==> flow/design.v <==
module jt49_dcrm2 #(parameter sw=8) (
    input                clk,
    input                cen,
    input                rst,
    input         [sw-1:0]  din,
    output signed [sw-1:0]  dout
);
localparam dw=10;  
reg  signed [sw+dw:0] integ, exact, error;
reg  signed [sw:0] pre_dout;
reg signed [sw:0] q;
always @(*) begin
    exact = integ+error;
    q = exact[sw+dw:dw];
    pre_dout  = { 1'b0, din } - q;
end
assign dout = pre_dout[sw-1:0];
always @(posedge clk)
    if( rst ) begin
        integ <= {sw+dw+1{1'b0}};
        error <= {sw+dw+1{1'b0}};
    end else if( cen ) begin
        integ <= integ + pre_dout;  
        error <= exact-{q, {dw{1'b0}}};
    end
endmodule
module iir_1st_order
#(
	parameter COEFF_WIDTH = 18,
	parameter COEFF_SCALE = 15,
	parameter DATA_WIDTH  = 16,
	parameter COUNT_BITS  = 10
)
(
	input clk,
	input reset,
	input [COUNT_BITS - 1 : 0] div,
	input signed [COEFF_WIDTH - 1 : 0] A2, B1, B2,
   input signed [DATA_WIDTH - 1 :0] in,
   output [DATA_WIDTH - 1:0] out
);
	reg signed [DATA_WIDTH-1:0] x0,x1,y0;
	reg signed [DATA_WIDTH + COEFF_WIDTH - 1 : 0] out32;
	reg [COUNT_BITS - 1:0] count;
	assign out = y0;
	always @ (*) begin
		out32 <= (B1*x0 + B2*x1) - A2*y0;  
	end
	always @ (posedge clk) begin
		if(reset) begin
			count <= 0;
			x0 <= 0;
			x1 <= 0;
			y0 <= 0;
		end
		else begin
			count <= count + 1'd1;
			if (count == div - 1) begin
					count <= 0;
					y0 <= {out32[DATA_WIDTH + COEFF_WIDTH - 1] , out32[COEFF_SCALE + DATA_WIDTH - 2 : COEFF_SCALE]};
					x1 <= x0;
					x0 <= in;
			end
		end
	end
endmodule  
module iir_2nd_order
#(
	parameter COEFF_WIDTH = 18,
	parameter COEFF_SCALE = 14,
	parameter DATA_WIDTH  = 16,
	parameter COUNT_BITS  = 10
)
(
	input clk,
	input reset,
	input [COUNT_BITS - 1 : 0] div,
	input signed [COEFF_WIDTH - 1 : 0] A2, A3, B1, B2, B3,
   input signed [DATA_WIDTH - 1 : 0] in,
   output [DATA_WIDTH - 1 : 0] out
);
	reg signed [DATA_WIDTH-1 : 0] x0,x1,x2;
	reg signed [DATA_WIDTH-1 : 0] y0,y1;
	reg signed [(DATA_WIDTH + COEFF_WIDTH - 1) : 0] out32;
	reg [COUNT_BITS : 0] count;
	assign out = y0;
	always @ (*) begin
		out32 <= (B1*x0 + B2*x1 + B3*x2) - (A2*y0 + A3*y1);  
	end
	always @ (posedge clk) begin
		if(reset) begin
			count <=  0;
			x0 <= 0;
			x1 <= 0;
			x2 <= 0;
			y0 <= 0;
			y1 <= 0; 
		end
		else begin
			count <= count + 1'd1;
			if (count == div - 1) begin
					count <= 0;
					y1 <= y0;
					y0 <= {out32[DATA_WIDTH + COEFF_WIDTH - 1] , out32[(DATA_WIDTH + COEFF_SCALE - 2) : COEFF_SCALE]};
					x2 <= x1;
					x1 <= x0;
					x0 <= in;
			end
		end
	end
endmodule  
module arkanoid_lpf(
	input clk,
	input reset,
	input signed [15:0] in,
	output signed [15:0] out);
	wire [9:0] div = 10'd256;  
	wire signed [17:0] A2;
	wire signed [17:0] B2;
	wire signed [17:0] B1;
	wire signed [15:0] audio_post_lpf1;
	assign A2 = -18'd18211;
	assign B1 = 18'd7278;
	assign B2 = 18'd7278;
	iir_1st_order lpf6db(.clk(clk),
								.reset(reset),
								.div(div),
								.A2(A2),
								.B1(B1),
								.B2(B2),
								.in(in),
								.out(audio_post_lpf1)); 
	assign out = audio_post_lpf1;
endmodule
module arkanoid_audio
(
	input                clk_48m,
	input                reset,       
	input          [9:0] sound_raw,   
	input                pause,
	input                vol_boost,
	output signed [15:0] sound
);
reg [8:0] div;
always @(posedge clk_48m) begin
	if(!reset)
		div <= 9'd0;
	else
		div <= div + 9'd1;
end
wire dcrm_cen = !div;
wire signed [15:0] sound_dcrm;
jt49_dcrm2 #(16) dcrm
(
	.clk(clk_48m),
	.cen(dcrm_cen),
	.rst(~reset),
	.din({5'd0, sound_raw}),
	.dout(sound_dcrm)
);
wire signed [15:0] sound_filtered;
arkanoid_lpf lpf
(
	.clk(clk_48m),
	.reset(~reset),
	.in(sound_dcrm),
	.out(sound_filtered)
);
assign sound = pause ? 16'd0 : vol_boost ? (sound_filtered <<< 16'd5) : (sound_filtered <<< 16'd4);
endmodule
From RTL to reports: arkanoid_audio

Each step is given for the RTL above and for the edited RTL.
"before" refers to lines of the RTL above, "after" to lines of the edited file.
"change" is "after" less "before", of the values as shown; "relative change" is that difference over "before", in percent.
Library cell names are shortened.
Not given: --

Top: arkanoid_audio
Clock input: clk_48m
Library: sky130hd
Library corner: tt_025C_1v80

Diff

The edit as a unified diff against the file above.
A script made this edit; it was not meant as an optimisation.

```diff
@@ -30,5 +30,5 @@
 	parameter COEFF_SCALE = 15,
 	parameter DATA_WIDTH  = 16,
-	parameter COUNT_BITS  = 10
+	parameter COUNT_BITS  = 20
 )
 (
```

Word level

Source: Yosys, flattened and elaborated, memories not mapped. Widths are those after wreduce. Registers that Yosys merges into a memory's read port (data or address) are not register bits. Print and check cells do not count. Equal cells are merged and count once.

Operators by class:

| element                          | before | after | change | relative change (%) |
| $add $sub $neg                   | 8      | 8     | 0      | 0.00 |
| multiply operators               | 3      | 3     | 0      | 0.00 |
| eq/ne operators                  | 1      | 1     | 0      | 0.00 |
| mux-type cells                   | 2      | 2     | 0      | 0.00 |
| bitwise operators                | 1      | 1     | 0      | 0.00 |
| reductions and logical operators | 2      | 2     | 0      | 0.00 |

Operators with widths:

| operator                                                  | before | after | change | relative change (%) |
| 10-bit by 1-bit adder with 10-bit output with constant B  | 1      | 0     | -1     | -100.00 |
| 10-bit by 8-bit == test with 1-bit output with constant B | 1      | 0     | -1     | -100.00 |
| 20-bit by 1-bit adder with 20-bit output with constant B  | 0      | 1     | +1     | -- |
| 20-bit by 8-bit == test with 1-bit output with constant B | 0      | 1     | +1     | -- |

Unchanged operator kinds not shown: 13.

Bit counts:

| element                    | before | after | change | relative change (%) |
| bits in registers          | 121    | 131   | +10    | +8.26 |
| input port bits            | 14     | 14    | 0      | 0.00 |
| output and inout port bits | 16     | 16    | 0      | 0.00 |
| cells after elaboration    | 24     | 24    | 0      | 0.00 |

Depth

Depth = most cells in a row (Yosys ltp): at word level without a register or memory, in the mapped netlist without a sequential cell, where the memories' decode and read muxes count.

Depth:

| element                       | before | after | change | relative change (%) |
| depth in word-level cells     | 3      | 3     | 0      | 0.00 |
| ABC_AREA                      | 0      | 0     | --     | -- |
| mapped depth                  | 41     | 41    | 0      | 0.00 |
| gate-level depth less buffers | 41     | 41    | 0      | 0.00 |

Netlist

Yosys stat after the flow's synthesis: flattened, memories mapped to cells. It holds for the ABC_AREA given above (unset counts as 0); a run with the other value may have another netlist.

Mapped netlist:

| element                         | before    | after     | change     | relative change (%) |
| standard cells after synthesis  | 2463      | 2440      | -23        | -0.93 |
| mapped area (mm^2)              | 0.0221813 | 0.0223602 | +0.0001789 | +0.81 |
| area of sequential cells (mm^2) | 0.002082  | 0.0022822 | +0.0002002 | +9.62 |
| flip-flops                      | 104       | 114       | +10        | +9.62 |
| buffers                         | 47        | 44        | -3         | -6.38 |

Cell types:

| type     | before | after | change | relative change (%) |
| a21oi_1  | 158    | 90    | -68    | -43.04 |
| nor2_1   | 117    | 81    | -36    | -30.77 |
| and2_1   | 9      | 45    | +36    | +400.00 |
| a21boi_0 | 5      | 40    | +35    | +700.00 |
| o21ai_0  | 51     | 83    | +32    | +62.75 |
| a21o_1   | 56     | 39    | -17    | -30.36 |
| xor2_1   | 52     | 68    | +16    | +30.77 |
| dfxtp_1  | 104    | 114   | +10    | +9.62 |
| a211oi_1 | 19     | 10    | -9     | -47.37 |
| nand4_1  | 20     | 12    | -8     | -40.00 |
| and3_1   | 15     | 20    | +5     | +33.33 |
| nor2b_1  | 14     | 9     | -5     | -35.71 |
| o31ai_1  | 9      | 4     | -5     | -55.56 |
| o211a_1  | 2      | 7     | +5     | +250.00 |
| o22ai_1  | 1      | 6     | +5     | +500.00 |
| mux2i_1  | 20     | 16    | -4     | -20.00 |
| o21bai_1 | 15     | 19    | +4     | +26.67 |
| nor3_1   | 23     | 20    | -3     | -13.04 |

Unchanged cell types not shown: 15.
The list need not be complete.
By module: a second synthesis without flattening, with its own total; a netlist apart from the flattened one above.

Unflattened totals:

| element                                 | before    | after     | change     | relative change (%) |
| cell total of the unflattened synthesis | 4175      | 4265      | +90        | +2.16 |
| area (unflattened synthesis) (mm^2)     | 0.0388247 | 0.0394816 | +0.0006569 | +1.69 |

Rows give one instance, submodules left out.

Modules, before:

| module              | times used | cells | area (mm^2) | sequential area (mm^2) |
| iir_1st_order       | 1          | 3635  | 0.0343655   | 0.0011611 |
| jt49_dcrm2 #(sw=16) | 1          | 464   | 0.0038612   | 0.0007407 |
| arkanoid_audio      | 1          | 74    | 0.0005906   | 0.0001802 |
| arkanoid_lpf        | 1          | 2     | 0.0000075   | 0 |

Modules, after:

| module              | times used | cells | area (mm^2) | sequential area (mm^2) |
| iir_1st_order       | 1          | 3725  | 0.0350223   | 0.0013613 |
| jt49_dcrm2 #(sw=16) | 1          | 464   | 0.0038612   | 0.0007407 |
| arkanoid_audio      | 1          | 74    | 0.0005906   | 0.0001802 |
| arkanoid_lpf        | 1          | 2     | 0.0000075   | 0 |

Path before layout

Path of least setup slack by OpenSTA after synthesis, without wires, with an ideal clock, recovery checks aside; 20% of the period is set as input and as output delay. Where synthesis merged equal registers, the netlist keeps one of their names.

Timing path after synthesis:

| element                             | before                     | after                      | change | relative change (%) |
| kind                                | register to register       | register to register       | --     | -- |
| from                                | register lpf.lpf6db.x0[8]  | register lpf.lpf6db.x0[10] | --     | -- |
| to                                  | register lpf.lpf6db.y0[15] | register lpf.lpf6db.y0[15] | --     | -- |
| period (ns)                         | 20.0                       | 20.0                       | 0.0    | 0.00 |
| setup time (ns)                     | 0.086                      | 0.060                      | -0.026 | -- |
| launch time at the first pin (ns)   | 0.000                      | 0.000                      | 0.000  | -- |
| arrival time (ns)                   | 9.374                      | 9.474                      | +0.100 | +1.07 |
| data required time (ns)             | 19.914                     | 19.940                     | +0.026 | +0.13 |
| slack (ns)                          | 10.541                     | 10.466                     | -0.075 | -- |
| delay of the path (ns)              | 9.460                      | 9.534                      | +0.074 | +0.78 |
| driving pins on the path            | 38                         | 38                         | 0      | 0.00 |
| buffers on the path                 | 0                          | 0                          | 0      | -- |
| period reached after synthesis (ns) | 9.459                      | 9.534                      | +0.075 | +0.79 |

"delay of the path" is the arrival time less input delay plus setup time.
"driving pins on the path": output pins that drive a net of the path, with the launching flip-flop's if there is one; two outputs of one cell count as two.
"period reached after synthesis" = period - worst setup slack (recovery checks aside). The figure is calculated, with input and output delays left at 20% of the set period.
The rows between start and end are the longest chain of elaborated cells between them; the timing report does not say that the signal goes this way. Where chains are equally long, one stands for them.
A line is the first line of the expression or statement that the cell stems from. Yosys adds cells for indexed reads and writes and turns some case tables into memories.

On the way, after synthesis, before:
Cell sequence: dfxtp_1 -> ha_1 -> inv_1 -> fa_1 -> fa_1 -> fa_1 -> fa_1 -> inv_1 -> ha_1 -> a21o_1 -> a21oi_1 -> a21boi_0 -> a311o_1 -> a31o_2 -> a21oi_1 -> nand2b_1 -> o32ai_1 -> nor2_1 -> (+2 left out) -> fa_1 -> fa_1 -> inv_1 -> fa_1 -> inv_1 -> fa_1 -> fa_1 -> inv_1 -> ha_1 -> a21o_1 -> a21o_1 -> a21o_1 -> a21o_1 -> a21o_1 -> a21oi_1 -> o31ai_1 -> xnor2_1 -> a211oi_1
Length of the longest elaborated chain: 3
Elaborated cells between the ends (all ways): 3
RTL lines with such cells: 1
Those cells by class: 2 x add/sub; 1 x mul

Ends and longest elaborated chain, after synthesis, before:

| element                                        | RTL line | source |
| from (decl)                                    | 42       | `reg signed [DATA_WIDTH-1:0] x0,x1,y0;` |
| from (assign)                                  | 52       | `x0 <= 0;` |
| from (assign)                                  | 62       | `x0 <= in;` |
| 13-bit by 16-bit multiplier with 29-bit output | 47       | `out32 <= (B1*x0 + B2*x1) - A2*y0;` |
| 30-bit by 30-bit adder with 31-bit output      | 47       |  |
| 31-bit by 32-bit subtractor with 33-bit output | 47       |  |
| to (assign)                                    | 54       | `y0 <= 0;` |
| to (assign)                                    | 60       | `y0 <= {out32[DATA_WIDTH + COEFF_WIDTH - 1] , out32[COEFF_SCALE + DATA_WIDTH - 2 : COEFF_SCALE]};` |
| to (decl)                                      | 42       |  |

On the way, after synthesis, after:
Cell sequence: dfxtp_1 -> ha_1 -> inv_1 -> fa_1 -> fa_1 -> inv_1 -> fa_1 -> inv_1 -> fa_1 -> inv_1 -> ha_1 -> a21o_1 -> a21o_1 -> a21o_1 -> a21o_1 -> a21o_1 -> a2111oi_0 -> nor2_1 -> (+2 left out) -> fa_1 -> inv_1 -> fa_1 -> fa_1 -> fa_1 -> fa_1 -> fa_1 -> inv_1 -> ha_1 -> a21oi_1 -> inv_1 -> a2bb2oi_1 -> o311a_1 -> o21ai_1 -> and2_1 -> o41ai_1 -> mux2i_1 -> and3_1
Length of the longest elaborated chain: 3
Elaborated cells between the ends (all ways): 3
RTL lines with such cells: 1
Those cells by class: 2 x add/sub; 1 x mul

Ends and longest elaborated chain, after synthesis, after:

| element                                        | RTL line | source |
| from (decl)                                    | 42       | `reg signed [DATA_WIDTH-1:0] x0,x1,y0;` |
| from (assign)                                  | 52       | `x0 <= 0;` |
| from (assign)                                  | 62       | `x0 <= in;` |
| 13-bit by 16-bit multiplier with 29-bit output | 47       | `out32 <= (B1*x0 + B2*x1) - A2*y0;` |
| 30-bit by 30-bit adder with 31-bit output      | 47       |  |
| 31-bit by 32-bit subtractor with 33-bit output | 47       |  |
| to (assign)                                    | 54       | `y0 <= 0;` |
| to (assign)                                    | 60       | `y0 <= {out32[DATA_WIDTH + COEFF_WIDTH - 1] , out32[COEFF_SCALE + DATA_WIDTH - 2 : COEFF_SCALE]};` |
| to (decl)                                      | 42       |  |

Path in the finished layout

From the final timing report of each run of pair A: the path of least setup slack in the routed layout; clock arrival at registers is part of the times.

Timing path post-layout:

| element                           | before                     | after                      | change | relative change (%) |
| kind                              | register to register       | register to register       | --     | -- |
| from                              | register lpf.lpf6db.x0[8]  | register lpf.lpf6db.x0[10] | --     | -- |
| to                                | register lpf.lpf6db.y0[15] | register lpf.lpf6db.y0[15] | --     | -- |
| period (ns)                       | 10.3                       | 10.3                       | 0.0    | 0.00 |
| setup time (ns)                   | 0.08                       | 0.05                       | -0.03  | -- |
| launch time at the first pin (ns) | 0.39                       | 0.44                       | +0.05  | +12.82 |
| arrival time (ns)                 | 10.15                      | 10.30                      | +0.15  | +1.48 |
| data required time (ns)           | 10.61                      | 10.70                      | +0.09  | +0.85 |
| slack (ns)                        | 0.47                       | 0.40                       | -0.07  | -- |
| driving pins on the path          | 38                         | 38                         | 0      | 0.00 |
| buffers on the path               | 0                          | 0                          | 0      | -- |

The rows between start and end are the longest chain of elaborated cells between them; the timing report does not say that the signal goes this way. Where chains are equally long, one stands for them.

On the way, post-layout, before:
Cell sequence: dfxtp_1 -> ha_1 -> inv_1 -> fa_1 -> fa_1 -> inv_1 -> fa_1 -> inv_1 -> fa_1 -> inv_1 -> ha_1 -> a211oi_1 -> o211a_1 -> o31ai_2 -> a31oi_2 -> nor2b_1 -> o21ai_2 -> o21ai_0 -> (+2 left out) -> inv_1 -> fa_1 -> fa_1 -> fa_1 -> fa_1 -> fa_1 -> inv_1 -> ha_2 -> a21o_1 -> a21o_1 -> a21o_1 -> a21o_1 -> a21o_1 -> a21o_1 -> a21oi_2 -> o31ai_1 -> xnor2_1 -> a211oi_1
Length of the longest elaborated chain: 3
Elaborated cells between the ends (all ways): 3
RTL lines with such cells: 1
Those cells by class: 2 x add/sub; 1 x mul

Ends and longest elaborated chain, post-layout, before:

| element                                        | RTL line | source |
| from (decl)                                    | 42       | `reg signed [DATA_WIDTH-1:0] x0,x1,y0;` |
| from (assign)                                  | 52       | `x0 <= 0;` |
| from (assign)                                  | 62       | `x0 <= in;` |
| 13-bit by 16-bit multiplier with 29-bit output | 47       | `out32 <= (B1*x0 + B2*x1) - A2*y0;` |
| 30-bit by 30-bit adder with 31-bit output      | 47       |  |
| 31-bit by 32-bit subtractor with 33-bit output | 47       |  |
| to (assign)                                    | 54       | `y0 <= 0;` |
| to (assign)                                    | 60       | `y0 <= {out32[DATA_WIDTH + COEFF_WIDTH - 1] , out32[COEFF_SCALE + DATA_WIDTH - 2 : COEFF_SCALE]};` |
| to (decl)                                      | 42       |  |

On the way, post-layout, after:
Cell sequence: dfxtp_2 -> ha_1 -> inv_1 -> fa_2 -> fa_1 -> inv_1 -> fa_1 -> inv_1 -> fa_1 -> inv_1 -> ha_1 -> a21o_1 -> a21o_1 -> a21o_1 -> a21o_1 -> a21o_1 -> a2111oi_2 -> nor2_1 -> (+2 left out) -> fa_1 -> inv_1 -> fa_1 -> fa_1 -> fa_1 -> fa_1 -> fa_1 -> inv_1 -> ha_1 -> a21oi_1 -> inv_1 -> a2bb2oi_1 -> o311a_1 -> o21ai_1 -> and2_1 -> o41ai_2 -> mux2i_1 -> and3_1
Length of the longest elaborated chain: 3
Elaborated cells between the ends (all ways): 3
RTL lines with such cells: 1
Those cells by class: 2 x add/sub; 1 x mul

Ends and longest elaborated chain, post-layout, after:

| element                                        | RTL line | source |
| from (decl)                                    | 42       | `reg signed [DATA_WIDTH-1:0] x0,x1,y0;` |
| from (assign)                                  | 52       | `x0 <= 0;` |
| from (assign)                                  | 62       | `x0 <= in;` |
| 13-bit by 16-bit multiplier with 29-bit output | 47       | `out32 <= (B1*x0 + B2*x1) - A2*y0;` |
| 30-bit by 30-bit adder with 31-bit output      | 47       |  |
| 31-bit by 32-bit subtractor with 33-bit output | 47       |  |
| to (assign)                                    | 54       | `y0 <= 0;` |
| to (assign)                                    | 60       | `y0 <= {out32[DATA_WIDTH + COEFF_WIDTH - 1] , out32[COEFF_SCALE + DATA_WIDTH - 2 : COEFF_SCALE]};` |
| to (decl)                                      | 42       |  |

Measured runs

Both versions went through the flow (Yosys, OpenROAD) with the same settings in each pair. Constraints: input delay and output delay 20% of the set period each, output load 0.01 pF.

Flow settings, pair A:
CORE_UTILIZATION: 40
period_ns: 10.3
CAP_MARGIN: 20
CORE_MARGIN: 2
SLEW_MARGIN: 20

Results, pair A:

| element                               | before    | after     | change     | relative change (%) |
| netlist area reported by Yosys (mm^2) | 0.0221813 | 0.0223602 | +0.0001789 | +0.81 |
| die footprint (mm^2)                  | 0.0573531 | 0.0578066 | +0.0004535 | +0.79 |
| utilization                           | 0.429     | 0.437     | +0.008     | -- |
| setup slack of the worst path (ns)    | 0.466     | 0.402     | -0.064     | -- |
| final worst hold slack (ns)           | 0.462     | 0.471     | +0.009     | -- |
| power consumption (uW)                | 2017      | 2394      | +377       | +18.69 |

Flow settings, pair B:
CELL_PAD_IN_SITES_GLOBAL_PLACEMENT: 0
CORE_MARGIN: 3
CORE_UTILIZATION: 63
CTS_CLUSTER_DIAMETER: 44
PLACE_DENSITY: 0.48
SETUP_SLACK_MARGIN: 3.93
period_ns: 14.2
CAP_MARGIN: 20
SLEW_MARGIN: 20

Results, pair B:

| element                               | before    | after     | change     | relative change (%) |
| netlist area reported by Yosys (mm^2) | 0.0221813 | 0.0223602 | +0.0001789 | +0.81 |
| die footprint (mm^2)                  | 0.0374964 | 0.0377894 | +0.0002930 | +0.78 |
| utilization                           | 0.67      | 0.682     | +0.012     | -- |
| setup slack of the worst path (ns)    | 4.387     | 4.336     | -0.051     | -- |
| final worst hold slack (ns)           | 0.462     | 0.469     | +0.007     | -- |
| power consumption (uW)                | 1478      | 1721      | +243       | +16.44 |

"power consumption" is the tool's figure for a default switching activity; nothing was simulated.
